==> flow/design.v <==
module Decoder_Unit (
    input [1 : 0] DEC_ALU_FUNC,
    output reg DEC_Arith_Enable, DEC_Logic_Enable, DEC_CMP_Enable, DEC_Shift_Enable
);
always @(*) begin
    DEC_Arith_Enable = 1'b0;
    DEC_Logic_Enable = 1'b0;
    DEC_CMP_Enable   = 1'b0;
    DEC_Shift_Enable = 1'b0;
    case (DEC_ALU_FUNC)
        2'b00: DEC_Arith_Enable = 1'b1;
        2'b01: DEC_Logic_Enable = 1'b1;
        2'b10: DEC_CMP_Enable   = 1'b1;
        2'b11: DEC_Shift_Enable = 1'b1;
        default: begin
            DEC_Arith_Enable = 1'b0;
            DEC_Logic_Enable = 1'b0;
            DEC_CMP_Enable   = 1'b0;
            DEC_Shift_Enable = 1'b0; 
    end
    endcase
end
endmodule
module Arithmetic_Unit #(
    parameter A_WIDTH = 16,
    parameter B_WIDTH = 16
) (
    input clk,rst,
    input [A_WIDTH - 1 : 0] A,
    input [B_WIDTH - 1 : 0] B,
    input [1 : 0] Arith_ALU_FUNC,
    input Arith_Enable,
    output reg [A_WIDTH + B_WIDTH - 1 : 0] Arith_OUT,
    output reg Carry_OUT, Arith_Flag       
);
reg [A_WIDTH + B_WIDTH - 1 : 0] ADD_Signal;
always @(posedge clk or negedge rst) begin
    if(!rst) begin 
        Arith_OUT  <=  'b0;
        Carry_OUT  <= 1'b0; 
        Arith_Flag <= 1'b0; 
end
else begin
    Arith_Flag <= Arith_Enable;
    if(Arith_Enable) begin
        case (Arith_ALU_FUNC)
            2'b00: begin
                if (A_WIDTH >= B_WIDTH) begin
                    Arith_OUT <= A + B;
                    {Carry_OUT,ADD_Signal[A_WIDTH - 1 : 0]} <= A + B;
                end
                else begin
                    Arith_OUT <= A + B;
                    {Carry_OUT,ADD_Signal[B_WIDTH - 1 : 0]} <= A + B;
                end
            end
            2'b01: Arith_OUT <= A - B;
            2'b10: Arith_OUT <= A * B;
            2'b11: Arith_OUT <= (B == 0) ? 'b0 : A / B;
            default: begin
                Arith_OUT <=  'b0;
                Carry_OUT <= 1'b0; 
            end
        endcase 
    end
  end
end
endmodule
module Logic_Unit #(
    parameter A_WIDTH = 16,
    parameter B_WIDTH = 16
) (
    input clk,rst,
    input [A_WIDTH - 1 : 0] A,
    input [B_WIDTH - 1 : 0] B,
    input [1 : 0] Logic_ALU_FUNC,
    input Logic_Enable,
    output reg [A_WIDTH + B_WIDTH - 1 : 0] Logic_OUT,
    output reg Logic_Flag       
);
always @(posedge clk or negedge rst) begin
    if(!rst) begin
    Logic_OUT  <= 16'b0;
    Logic_Flag <= 1'b0;
end
else begin
    Logic_Flag <= Logic_Enable;
    if(Logic_Enable) begin
        case (Logic_ALU_FUNC)
            2'b00: Logic_OUT <=   A & B; 
            2'b01: Logic_OUT <=   A | B;
            2'b10: Logic_OUT <= ~(A & B);
            2'b11: Logic_OUT <= ~(A | B);
            default: begin
                Logic_OUT <= 16'b0;
            end
        endcase
    end
  end
end
endmodule
module CMP_Unit #(
    parameter A_WIDTH = 16,
    parameter B_WIDTH = 16
) (
    input clk,rst,
    input [A_WIDTH - 1 : 0] A,
    input [B_WIDTH - 1 : 0] B,    
    input [1 : 0] CMP_ALU_FUNC,
    input CMP_Enable,
    output reg [A_WIDTH + B_WIDTH - 1 : 0] CMP_OUT,
    output reg CMP_Flag       
);
always @(posedge clk or negedge rst) begin
    if(!rst) begin
       CMP_OUT  <= 16'b0;
       CMP_Flag <= 1'b0;
    end
    else begin
    CMP_Flag <= CMP_Enable;    
    if(CMP_Enable) begin
        case (CMP_ALU_FUNC)
            2'b00: CMP_OUT <= 16'b0; 
            2'b01: begin
                if( A == B)
                CMP_OUT <= 16'b1;
                else
                CMP_OUT <= 16'b0;
            end
            2'b10:begin
                if( A > B)
                CMP_OUT <= 16'b10;
                else
                CMP_OUT <= 16'b0;
            end
            2'b11:begin
                if( A < B)
                CMP_OUT <= 16'b11;
                else
                CMP_OUT <= 16'b0;
            end
            default: begin
                CMP_OUT <= 16'b0;
            end
        endcase
    end
  end
end
endmodule
module Shift_Unit #(
    parameter A_WIDTH = 16,
    parameter B_WIDTH = 16
) (
    input clk,rst,
    input [A_WIDTH - 1 : 0] A,
    input [B_WIDTH - 1 : 0] B,
    input [1 : 0] Shift_ALU_FUNC,
    input Shift_Enable,
    output reg [A_WIDTH + B_WIDTH - 1 : 0] Shift_OUT,
    output reg Shift_Flag       
);
always @(posedge clk or negedge rst) begin
  if(!rst) begin
    Shift_OUT  <= 16'b0;
    Shift_Flag <= 1'b0;
end
else begin
    Shift_Flag <= Shift_Enable;
    if(Shift_Enable) begin
        case (Shift_ALU_FUNC)
            2'b00: Shift_OUT <= A >> 1; 
            2'b01: Shift_OUT <= A << 1;
            2'b10: Shift_OUT <= B >> 1;
            2'b11: Shift_OUT <= B << 1;
            default: begin
                Shift_OUT <= 16'b0;
            end
        endcase
    end
  end
end
endmodule
module alu_top #(
    parameter A_WIDTH_TOP = 16,
    parameter B_WIDTH_TOP = 16
) (
    input   CLK,rst,
    input   [3 : 0] ALU_FUNC,
    input   [A_WIDTH_TOP - 1 : 0] A,
    input   [B_WIDTH_TOP - 1 : 0] B,
    output  [A_WIDTH_TOP + B_WIDTH_TOP - 1 : 0] Arith_OUT, Logic_OUT, CMP_OUT,Shift_OUT,
    output  Carry_OUT, Arith_Flag, Logic_Flag, CMP_Flag, Shift_Flag
);
wire Arith_EN, Logic_EN, CMP_EN, Shift_EN;
Decoder_Unit U0 (
    .DEC_ALU_FUNC(ALU_FUNC[3 : 2]),
    .DEC_Arith_Enable(Arith_EN),
    .DEC_Logic_Enable(Logic_EN),
    .DEC_CMP_Enable  (CMP_EN),
    .DEC_Shift_Enable(Shift_EN)
);
Arithmetic_Unit #(.A_WIDTH(A_WIDTH_TOP), .B_WIDTH(B_WIDTH_TOP)) U1 (
    .clk(CLK),
    .rst(rst),
    .A(A),
    .B(B),
    .Arith_ALU_FUNC(ALU_FUNC[1 : 0]),
    .Arith_Enable(Arith_EN),
    .Arith_OUT(Arith_OUT),
    .Carry_OUT(Carry_OUT),
    .Arith_Flag(Arith_Flag)
);
Logic_Unit #(.A_WIDTH(A_WIDTH_TOP), .B_WIDTH(B_WIDTH_TOP)) U2 (
    .clk(CLK),
    .rst(rst),
    .A(A),
    .B(B),
    .Logic_ALU_FUNC(ALU_FUNC[1 : 0]),
    .Logic_Enable(Logic_EN),
    .Logic_OUT(Logic_OUT),
    .Logic_Flag(Logic_Flag)
);
CMP_Unit #(.A_WIDTH(A_WIDTH_TOP), .B_WIDTH(B_WIDTH_TOP)) U3 (
    .clk(CLK),
    .rst(rst),
    .A(A),
    .B(B),
    .CMP_ALU_FUNC(ALU_FUNC[1 : 0]),
    .CMP_Enable(CMP_EN),
    .CMP_OUT(CMP_OUT),
    .CMP_Flag(CMP_Flag)
);
Shift_Unit #(.A_WIDTH(A_WIDTH_TOP), .B_WIDTH(B_WIDTH_TOP)) U4 (
    .clk(CLK),
    .rst(rst),
    .A(A),
    .B(B),
    .Shift_ALU_FUNC(ALU_FUNC[1 : 0]),
    .Shift_Enable(Shift_EN),
    .Shift_OUT(Shift_OUT),
    .Shift_Flag(Shift_Flag)
);
endmodule
# From RTL to reports: alu_top
# Module alu_top before and after one edit of its RTL, step after step.
# "orig" refers to lines of the RTL above, "edited" to lines of the edited file.
# "delta" is "edited" less "orig", of the values as shown; "change_rel_pct" is that difference over "orig", in percent.
# Operators: Yosys type, input widths -> output width; for muxes data width and select width s.
# The mark -- stands for no value.
# inputs
design	alu_top
clock	CLK
cell_library	sky130hd
lib_corner	tt_025C_1v80

# The edit
# The edit as a unified diff against the file above.
# This change comes from a script, not from a designer. No optimisation was intended, and the edited design may behave differently.
# begin of diff
@@ -183,5 +183,5 @@
 module alu_top #(
     parameter A_WIDTH_TOP = 16,
-    parameter B_WIDTH_TOP = 16
+    parameter B_WIDTH_TOP = 8
 ) (
     input   CLK,rst,
# end of diff

# After elaboration
# Counts by Yosys on the flattened word-level netlist (proc, flatten, opt, wreduce; memories kept). Register bits leave out memories and registers merged into their read ports (data or address). Print and check cells are left out.
# bits
element	orig	edited	delta	change_rel_pct
regBits	133	101	-32	-24.06
input_bits	38	30	-8	-21.05
output_inout_bits	133	101	-32	-24.06
elab_cells	47	47	0	0.00
# classes
element	orig	edited	delta	change_rel_pct
n_eq	7	7	0	0.00
logic	4	4	0	0.00
n_addsub	3	3	0	0.00
n_mul	1	1	0	0.00
reduce_logical	8	8	0	0.00
n_cmp	2	2	0	0.00
muxes	12	12	0	0.00
n_div	1	1	0	0.00
# ops
operator	orig	edited	delta	change_rel_pct
$pmux 32 s4	4	0	-4	-100.00
$pmux 24 s4	0	4	4	--
$add 16x16->17	2	0	-2	-100.00
$not 32->32	2	0	-2	-100.00
$add 16x8->17	0	2	2	--
$not 24->24	0	2	2	--
$and 16x16->16	1	0	-1	-100.00
$div 16x16->32	1	0	-1	-100.00
$eq 16x16->1	1	0	-1	-100.00
$gt 16x16->1	1	0	-1	-100.00
$logic_not 16->1	1	0	-1	-100.00
$lt 16x16->1	1	0	-1	-100.00
$mul 16x16->32	1	0	-1	-100.00
$mux 32	1	0	-1	-100.00
$or 16x16->16	1	0	-1	-100.00
$sub 16x16->17	1	0	-1	-100.00
$and 16x8->16	0	1	1	--
$div 16x8->32	0	1	1	--
$eq 16x8->1	0	1	1	--
$gt 16x8->1	0	1	1	--
$logic_not 8->1	0	1	1	--
$lt 16x8->1	0	1	1	--
$mul 16x8->24	0	1	1	--
$mux 24	0	1	1	--
$or 16x8->16	0	1	1	--
$sub 16x8->17	0	1	1	--
# Operator kinds equal on both sides are left out: 8.

# Longest topological paths
# Longest topological path by Yosys (ltp), each cell counted once; first at word level (registers and memories cut), then after technology mapping (sequential cells cut; the memories' decode and read muxes count).
# logic_depth
element	orig	edited	delta	change_rel_pct
depth_word	4	4	0	0.00
abc_area	0	0	--	--
mapped_depth	466	417	-49	-10.52
depth_no_buf	421	391	-30	-7.13

# After synthesis
# Source: synth_stat.txt of the flow (Yosys; design flattened, memories mapped). It holds for the ABC_AREA given above (unset counts as 0); a run with the other value may have another netlist.
# synth_totals
element	orig	edited	delta	change_rel_pct
seq_area_mm2	0.0018268	0.0016266	-0.0002002	-10.96
stdcells	4761	3709	-1052	-22.10
ff_cells	73	65	-8	-10.96
mapped_area_mm2	0.0360834	0.0268833	-0.0092001	-25.50
buffers	226	171	-55	-24.34
# by_type
cell	orig	edited	delta	change_rel_pct
sky130_fd_sc_hd__ha_1	546	298	-248	-45.42
sky130_fd_sc_hd__nand2_1	547	362	-185	-33.82
sky130_fd_sc_hd__inv_1	328	178	-150	-45.73
sky130_fd_sc_hd__fa_1	196	86	-110	-56.12
sky130_fd_sc_hd__a21oi_1	276	205	-71	-25.72
sky130_fd_sc_hd__a21o_1	96	38	-58	-60.42
sky130_fd_sc_hd__o21ai_0	217	160	-57	-26.27
sky130_fd_sc_hd__xnor2_1	169	128	-41	-24.26
sky130_fd_sc_hd__buf_4	78	40	-38	-48.72
sky130_fd_sc_hd__o21a_1	197	161	-36	-18.27
sky130_fd_sc_hd__mux2_2	81	46	-35	-43.21
sky130_fd_sc_hd__nand3_1	62	89	27	43.55
sky130_fd_sc_hd__xor2_1	87	61	-26	-29.89
sky130_fd_sc_hd__nor2_1	445	421	-24	-5.39
sky130_fd_sc_hd__o31ai_1	103	79	-24	-23.30
sky130_fd_sc_hd__or2_2	57	39	-18	-31.58
sky130_fd_sc_hd__o21ai_1	39	21	-18	-46.15
sky130_fd_sc_hd__o211ai_1	46	29	-17	-36.96
# Cell types equal on both sides are left out: 18.
# Not every row of either side is listed.
# By module: a second synthesis without flattening, with its own total; a netlist apart from the flattened one above.
# hier_totals
element	orig	edited	delta	change_rel_pct
cells_unflattened	4727	3712	-1015	-21.47
hier_area_mm2	0.0360145	0.0269909	-0.0090236	-25.06
# Each row is one instance without its submodules.
# by_module_orig
mod	mod_area_mm2	mod_seq_area_mm2	instances	cells
Arithmetic_Unit	0.0330842	0.0008508	1	4424
Logic_Unit	0.0010873	0.0004504	1	106
Shift_Unit	0.0010347	0.0004504	1	92
CMP_Unit	0.000782	0.0000751	1	101
Decoder_Unit	0.0000263	0	1	4
alu_top	0	0	1	0
# by_module_edited
mod	mod_area_mm2	mod_seq_area_mm2	instances	cells
Arithmetic_Unit	0.0245248	0.0006506	1	3455
Logic_Unit	0.0009647	0.0004504	1	98
Shift_Unit	0.0009397	0.0004504	1	89
CMP_Unit	0.0005355	0.0000751	1	66
Decoder_Unit	0.0000263	0	1	4
alu_top	0	0	1	0

# Worst setup path after synthesis
# OpenSTA on the mapped netlist: ideal clock, no wires. The path of least setup slack (recovery checks aside). Input and output delay are each 20% of the period. Register names are those of the netlist, which keeps one name where synthesis merged equal registers.
# synth_timing
element	orig	edited	delta	change_rel_pct
path_type	input to register	input to register	--	--
startpoint	in B[1]	in B[2]	--	--
endpoint	reg U1.Arith_OUT[0]	reg U1.Arith_OUT[0]	--	--
path_buffers	46	32	-14	-30.43
tclk_ns	130.0	130.0	0.0	0.00
in_delay_ns	26.000	26.000	0.000	0.00
path_delay_ns	87.353	77.202	-10.151	-11.62
arrival_time_ns	113.211	103.058	-10.153	-8.97
required_time_ns	129.858	129.856	-0.002	0.00
slack_ns	16.648	26.798	10.150	--
driving_pins	439	397	-42	-9.57
setup_time_ns	0.142	0.144	0.002	--
t_first_pin_ns	26.000	26.000	0.000	0.00
period_less_setup_slack_ns	113.352	103.202	-10.150	-8.95
# "path_delay_ns" = arrival - input delay + setup time.
# "driving_pins" counts driving pins, that of a launching flip-flop among them; a cell with two outputs on the path counts twice.
# "period_less_setup_slack_ns" is the clock period less the worst setup slack; recovery checks do not enter. This is arithmetic on one report: input and output delays are still those of the set period (20% each).
# The rows between start and end are the longest chain of elaborated cells between them; the timing report does not say that the signal goes this way. Where chains are equally long, one stands for them.
# Each line given opens the expression or statement behind the cell; cells for indexed reads and writes are added by Yosys, which also makes memories of some case tables.
# At most two assigning lines are given for a register; there are more.
# synth_via_orig
path_cell_list	sky130_fd_sc_hd__clkbuf_1 > sky130_fd_sc_hd__clkinv_1 > sky130_fd_sc_hd__ha_1 > sky130_fd_sc_hd__o21a_1 > sky130_fd_sc_hd__o21ai_0 > sky130_fd_sc_hd__or2_2 > sky130_fd_sc_hd__nor2_1 > sky130_fd_sc_hd__ha_1 > sky130_fd_sc_hd__o21ai_0 > sky130_fd_sc_hd__a211o_1 > sky130_fd_sc_hd__nor2_1 > sky130_fd_sc_hd__o31ai_1 > sky130_fd_sc_hd__ha_1 > sky130_fd_sc_hd__or3_1 > sky130_fd_sc_hd__o22ai_2 > sky130_fd_sc_hd__nor2_1 > sky130_fd_sc_hd__a32o_1 > sky130_fd_sc_hd__or2_2 > [... 403 more ...] > sky130_fd_sc_hd__nand2b_1 > sky130_fd_sc_hd__a21oi_1 > sky130_fd_sc_hd__nor2b_1 > sky130_fd_sc_hd__o21ai_0 > sky130_fd_sc_hd__nand2b_1 > sky130_fd_sc_hd__a21oi_1 > sky130_fd_sc_hd__nor2b_1 > sky130_fd_sc_hd__o21ai_0 > sky130_fd_sc_hd__nand2b_1 > sky130_fd_sc_hd__a21oi_1 > sky130_fd_sc_hd__nor2b_1 > sky130_fd_sc_hd__o21ai_0 > sky130_fd_sc_hd__nand2b_1 > sky130_fd_sc_hd__a21oi_1 > sky130_fd_sc_hd__and4_1 > sky130_fd_sc_hd__o21ai_1 > sky130_fd_sc_hd__a2111oi_1 > sky130_fd_sc_hd__a31oi_1
elab_chain_len	3
cone_cells	4
cone_lines	2
classes_between	div (1); mux (2); reduce/logical (1)
# synth_rtl_orig
element	line	rtl
from (decl)	190	input   [B_WIDTH_TOP - 1 : 0] B,
$div 16x16->32	59	2'b11: Arith_OUT <= (B == 0) ? 'b0 : A / B;
$mux 32	59
$pmux 32 s4	46	case (Arith_ALU_FUNC)
to (assign)	49	Arith_OUT <= A + B;
to (assign)	53	Arith_OUT <= A + B;
to (decl)	33	output reg [A_WIDTH + B_WIDTH - 1 : 0] Arith_OUT,
# synth_via_edited
path_cell_list	sky130_fd_sc_hd__clkbuf_1 > sky130_fd_sc_hd__inv_1 > sky130_fd_sc_hd__clkbuf_1 > sky130_fd_sc_hd__ha_1 > sky130_fd_sc_hd__o211ai_1 > sky130_fd_sc_hd__a21oi_1 > sky130_fd_sc_hd__a21boi_0 > sky130_fd_sc_hd__nor2_1 > sky130_fd_sc_hd__ha_1 > sky130_fd_sc_hd__or3_1 > sky130_fd_sc_hd__o22ai_1 > sky130_fd_sc_hd__mux2i_1 > sky130_fd_sc_hd__inv_1 > sky130_fd_sc_hd__ha_1 > sky130_fd_sc_hd__o21a_1 > sky130_fd_sc_hd__o311ai_1 > sky130_fd_sc_hd__a21oi_1 > sky130_fd_sc_hd__mux2i_1 > [... 361 more ...] > sky130_fd_sc_hd__buf_2 > sky130_fd_sc_hd__nor2_1 > sky130_fd_sc_hd__a21oi_1 > sky130_fd_sc_hd__ha_1 > sky130_fd_sc_hd__a21o_1 > sky130_fd_sc_hd__a21oi_1 > sky130_fd_sc_hd__nor2b_1 > sky130_fd_sc_hd__o21ai_0 > sky130_fd_sc_hd__nand2b_1 > sky130_fd_sc_hd__a21oi_1 > sky130_fd_sc_hd__nor2b_1 > sky130_fd_sc_hd__o21ai_0 > sky130_fd_sc_hd__nand3_1 > sky130_fd_sc_hd__nor3_1 > sky130_fd_sc_hd__nand3_1 > sky130_fd_sc_hd__nor3_1 > sky130_fd_sc_hd__nor4b_1 > sky130_fd_sc_hd__a41oi_1
elab_chain_len	3
cone_cells	4
cone_lines	2
classes_between	div (1); mux (2); reduce/logical (1)
# synth_rtl_edited
element	line	rtl
from (decl)	190	input   [B_WIDTH_TOP - 1 : 0] B,
$div 16x8->32	59	2'b11: Arith_OUT <= (B == 0) ? 'b0 : A / B;
$mux 24	59
$pmux 24 s4	46	case (Arith_ALU_FUNC)
to (assign)	49	Arith_OUT <= A + B;
to (assign)	53	Arith_OUT <= A + B;
to (decl)	33	output reg [A_WIDTH + B_WIDTH - 1 : 0] Arith_OUT,

# Path in the finished layout
# From the final timing report of the runs of set A: the path of least setup slack in the routed layout; clock arrival at registers is part of the times.
# layout_timing
element	orig	edited	delta	change_rel_pct
path_type	input to register	input to register	--	--
startpoint	in B[1]	in B[0]	--	--
endpoint	reg U1.Arith_OUT[0]	reg U1.Arith_OUT[0]	--	--
in_delay_ns	26.00	26.00	0.00	0.00
arrival_time_ns	121.80	113.21	-8.59	-7.05
required_time_ns	130.28	130.21	-0.07	-0.05
setup_time_ns	0.13	0.14	0.01	--
path_buffers	10	5	-5	-50.00
t_first_pin_ns	26.00	26.00	0.00	0.00
driving_pins	404	368	-36	-8.91
slack_ns	8.49	16.99	8.50	--
tclk_ns	130.0	130.0	0.0	0.00
# The rows between start and end are the longest chain of elaborated cells between them; the timing report does not say that the signal goes this way. Where chains are equally long, one stands for them.
# At most two assigning lines are given for a register; there are more.
# layout_via_orig
path_cell_list	sky130_fd_sc_hd__clkdlybuf4s50_1 > sky130_fd_sc_hd__inv_2 > sky130_fd_sc_hd__ha_1 > sky130_fd_sc_hd__o21a_1 > sky130_fd_sc_hd__o21ai_0 > sky130_fd_sc_hd__or2_2 > sky130_fd_sc_hd__nor2_1 > sky130_fd_sc_hd__ha_1 > sky130_fd_sc_hd__o21ai_0 > sky130_fd_sc_hd__a211o_1 > sky130_fd_sc_hd__nor2_1 > sky130_fd_sc_hd__o31ai_1 > sky130_fd_sc_hd__ha_1 > sky130_fd_sc_hd__o21a_1 > sky130_fd_sc_hd__o22ai_2 > sky130_fd_sc_hd__nor2_1 > sky130_fd_sc_hd__a32o_1 > sky130_fd_sc_hd__or2_2 > [... 368 more ...] > sky130_fd_sc_hd__nand2b_1 > sky130_fd_sc_hd__a21oi_1 > sky130_fd_sc_hd__nor2b_1 > sky130_fd_sc_hd__o21ai_0 > sky130_fd_sc_hd__nand2b_1 > sky130_fd_sc_hd__a21oi_1 > sky130_fd_sc_hd__nor2b_1 > sky130_fd_sc_hd__o21ai_0 > sky130_fd_sc_hd__nand2b_1 > sky130_fd_sc_hd__a21oi_1 > sky130_fd_sc_hd__nor2b_1 > sky130_fd_sc_hd__o21ai_0 > sky130_fd_sc_hd__nand2b_1 > sky130_fd_sc_hd__a21oi_1 > sky130_fd_sc_hd__and4_1 > sky130_fd_sc_hd__o21ai_1 > sky130_fd_sc_hd__a2111oi_1 > sky130_fd_sc_hd__a31oi_1
elab_chain_len	3
cone_cells	4
cone_lines	2
classes_between	div (1); mux (2); reduce/logical (1)
# layout_rtl_orig
element	line	rtl
from (decl)	190	input   [B_WIDTH_TOP - 1 : 0] B,
$div 16x16->32	59	2'b11: Arith_OUT <= (B == 0) ? 'b0 : A / B;
$mux 32	59
$pmux 32 s4	46	case (Arith_ALU_FUNC)
to (assign)	49	Arith_OUT <= A + B;
to (assign)	53	Arith_OUT <= A + B;
to (decl)	33	output reg [A_WIDTH + B_WIDTH - 1 : 0] Arith_OUT,
# layout_via_edited
path_cell_list	sky130_fd_sc_hd__clkdlybuf4s50_1 > sky130_fd_sc_hd__inv_1 > sky130_fd_sc_hd__ha_1 > sky130_fd_sc_hd__o21a_1 > sky130_fd_sc_hd__or3_1 > sky130_fd_sc_hd__a21boi_0 > sky130_fd_sc_hd__nor2_1 > sky130_fd_sc_hd__ha_1 > sky130_fd_sc_hd__or3_1 > sky130_fd_sc_hd__o22ai_1 > sky130_fd_sc_hd__mux2i_1 > sky130_fd_sc_hd__inv_1 > sky130_fd_sc_hd__ha_1 > sky130_fd_sc_hd__o21a_1 > sky130_fd_sc_hd__o311ai_1 > sky130_fd_sc_hd__a21oi_1 > sky130_fd_sc_hd__mux2i_1 > sky130_fd_sc_hd__ha_1 > [... 332 more ...] > sky130_fd_sc_hd__or4b_1 > sky130_fd_sc_hd__nor2_1 > sky130_fd_sc_hd__a21oi_1 > sky130_fd_sc_hd__ha_1 > sky130_fd_sc_hd__a21o_1 > sky130_fd_sc_hd__a21oi_1 > sky130_fd_sc_hd__nor2b_1 > sky130_fd_sc_hd__o21ai_0 > sky130_fd_sc_hd__nand2b_1 > sky130_fd_sc_hd__a21oi_1 > sky130_fd_sc_hd__nor2b_1 > sky130_fd_sc_hd__o21ai_0 > sky130_fd_sc_hd__nand3_1 > sky130_fd_sc_hd__nor3_1 > sky130_fd_sc_hd__nand3_1 > sky130_fd_sc_hd__nor3_1 > sky130_fd_sc_hd__nor4b_1 > sky130_fd_sc_hd__a41oi_1
elab_chain_len	3
cone_cells	7
cone_lines	5
classes_between	add/sub (2); mul (1); div (1); mux (2); reduce/logical (1)
# layout_rtl_edited
element	line	rtl
from (decl)	190	input   [B_WIDTH_TOP - 1 : 0] B,
$div 16x8->32	59	2'b11: Arith_OUT <= (B == 0) ? 'b0 : A / B;
$mux 24	59
$pmux 24 s4	46	case (Arith_ALU_FUNC)
to (assign)	49	Arith_OUT <= A + B;
to (assign)	53	Arith_OUT <= A + B;
to (decl)	33	output reg [A_WIDTH + B_WIDTH - 1 : 0] Arith_OUT,

# Flow runs
# Both versions went through the flow (Yosys, OpenROAD) with the same settings in each pair. Constraints: input delay and output delay 20% of the set period each, output load 0.01 pF.
# settings_set_A
period_ns	130.0
CAP_MARGIN	20
CORE_MARGIN	2
CORE_UTILIZATION	40
SLEW_MARGIN	20
# measured_set_A
element	orig	edited	delta	change_rel_pct
yosys_chip_area_mm2	0.0360834	0.0268833	-0.0092001	-25.50
finish.utilization_frac	0.432	0.432	0.000	--
fin_tns_ns	0.000	0.000	0.000	--
finish.stdcell_area_mm2	0.0387246	0.0288689	-0.0098557	-25.45
setup_worst_slack_ns	8.486	16.995	8.509	--
design.die.area_mm2	0.0926259	0.0692979	-0.0233280	-25.19
hold_ws_ns	0.480	0.477	-0.003	--
# settings_set_B
ABC_AREA	0
CAP_MARGIN	20
CELL_PAD_IN_SITES_DETAIL_PLACEMENT	0
CELL_PAD_IN_SITES_GLOBAL_PLACEMENT	2
CORE_ASPECT_RATIO	1.64
CORE_MARGIN	2
CORE_UTILIZATION	15
HOLD_SLACK_MARGIN	0.05
MAX_ROUTING_LAYER	met5
PLACE_DENSITY_LB_ADDON	0.04
SETUP_SLACK_MARGIN	5.0
TNS_END_PERCENT	5
period_ns	94.7
SLEW_MARGIN	20
# measured_set_B
element	orig	edited	delta	change_rel_pct
yosys_chip_area_mm2	0.0360834	0.0268833	-0.0092001	-25.50
finish.utilization_frac	0.241	0.2	-0.041	--
fin_tns_ns	-0.715	0.000	0.715	--
finish.stdcell_area_mm2	0.0577479	0.0356855	-0.0220624	-38.20
setup_worst_slack_ns	-0.715	6.773	7.488	--
design.die.area_mm2	0.244616	0.182726	-0.061890	-25.30
hold_ws_ns	0.481	0.481	0.000	--
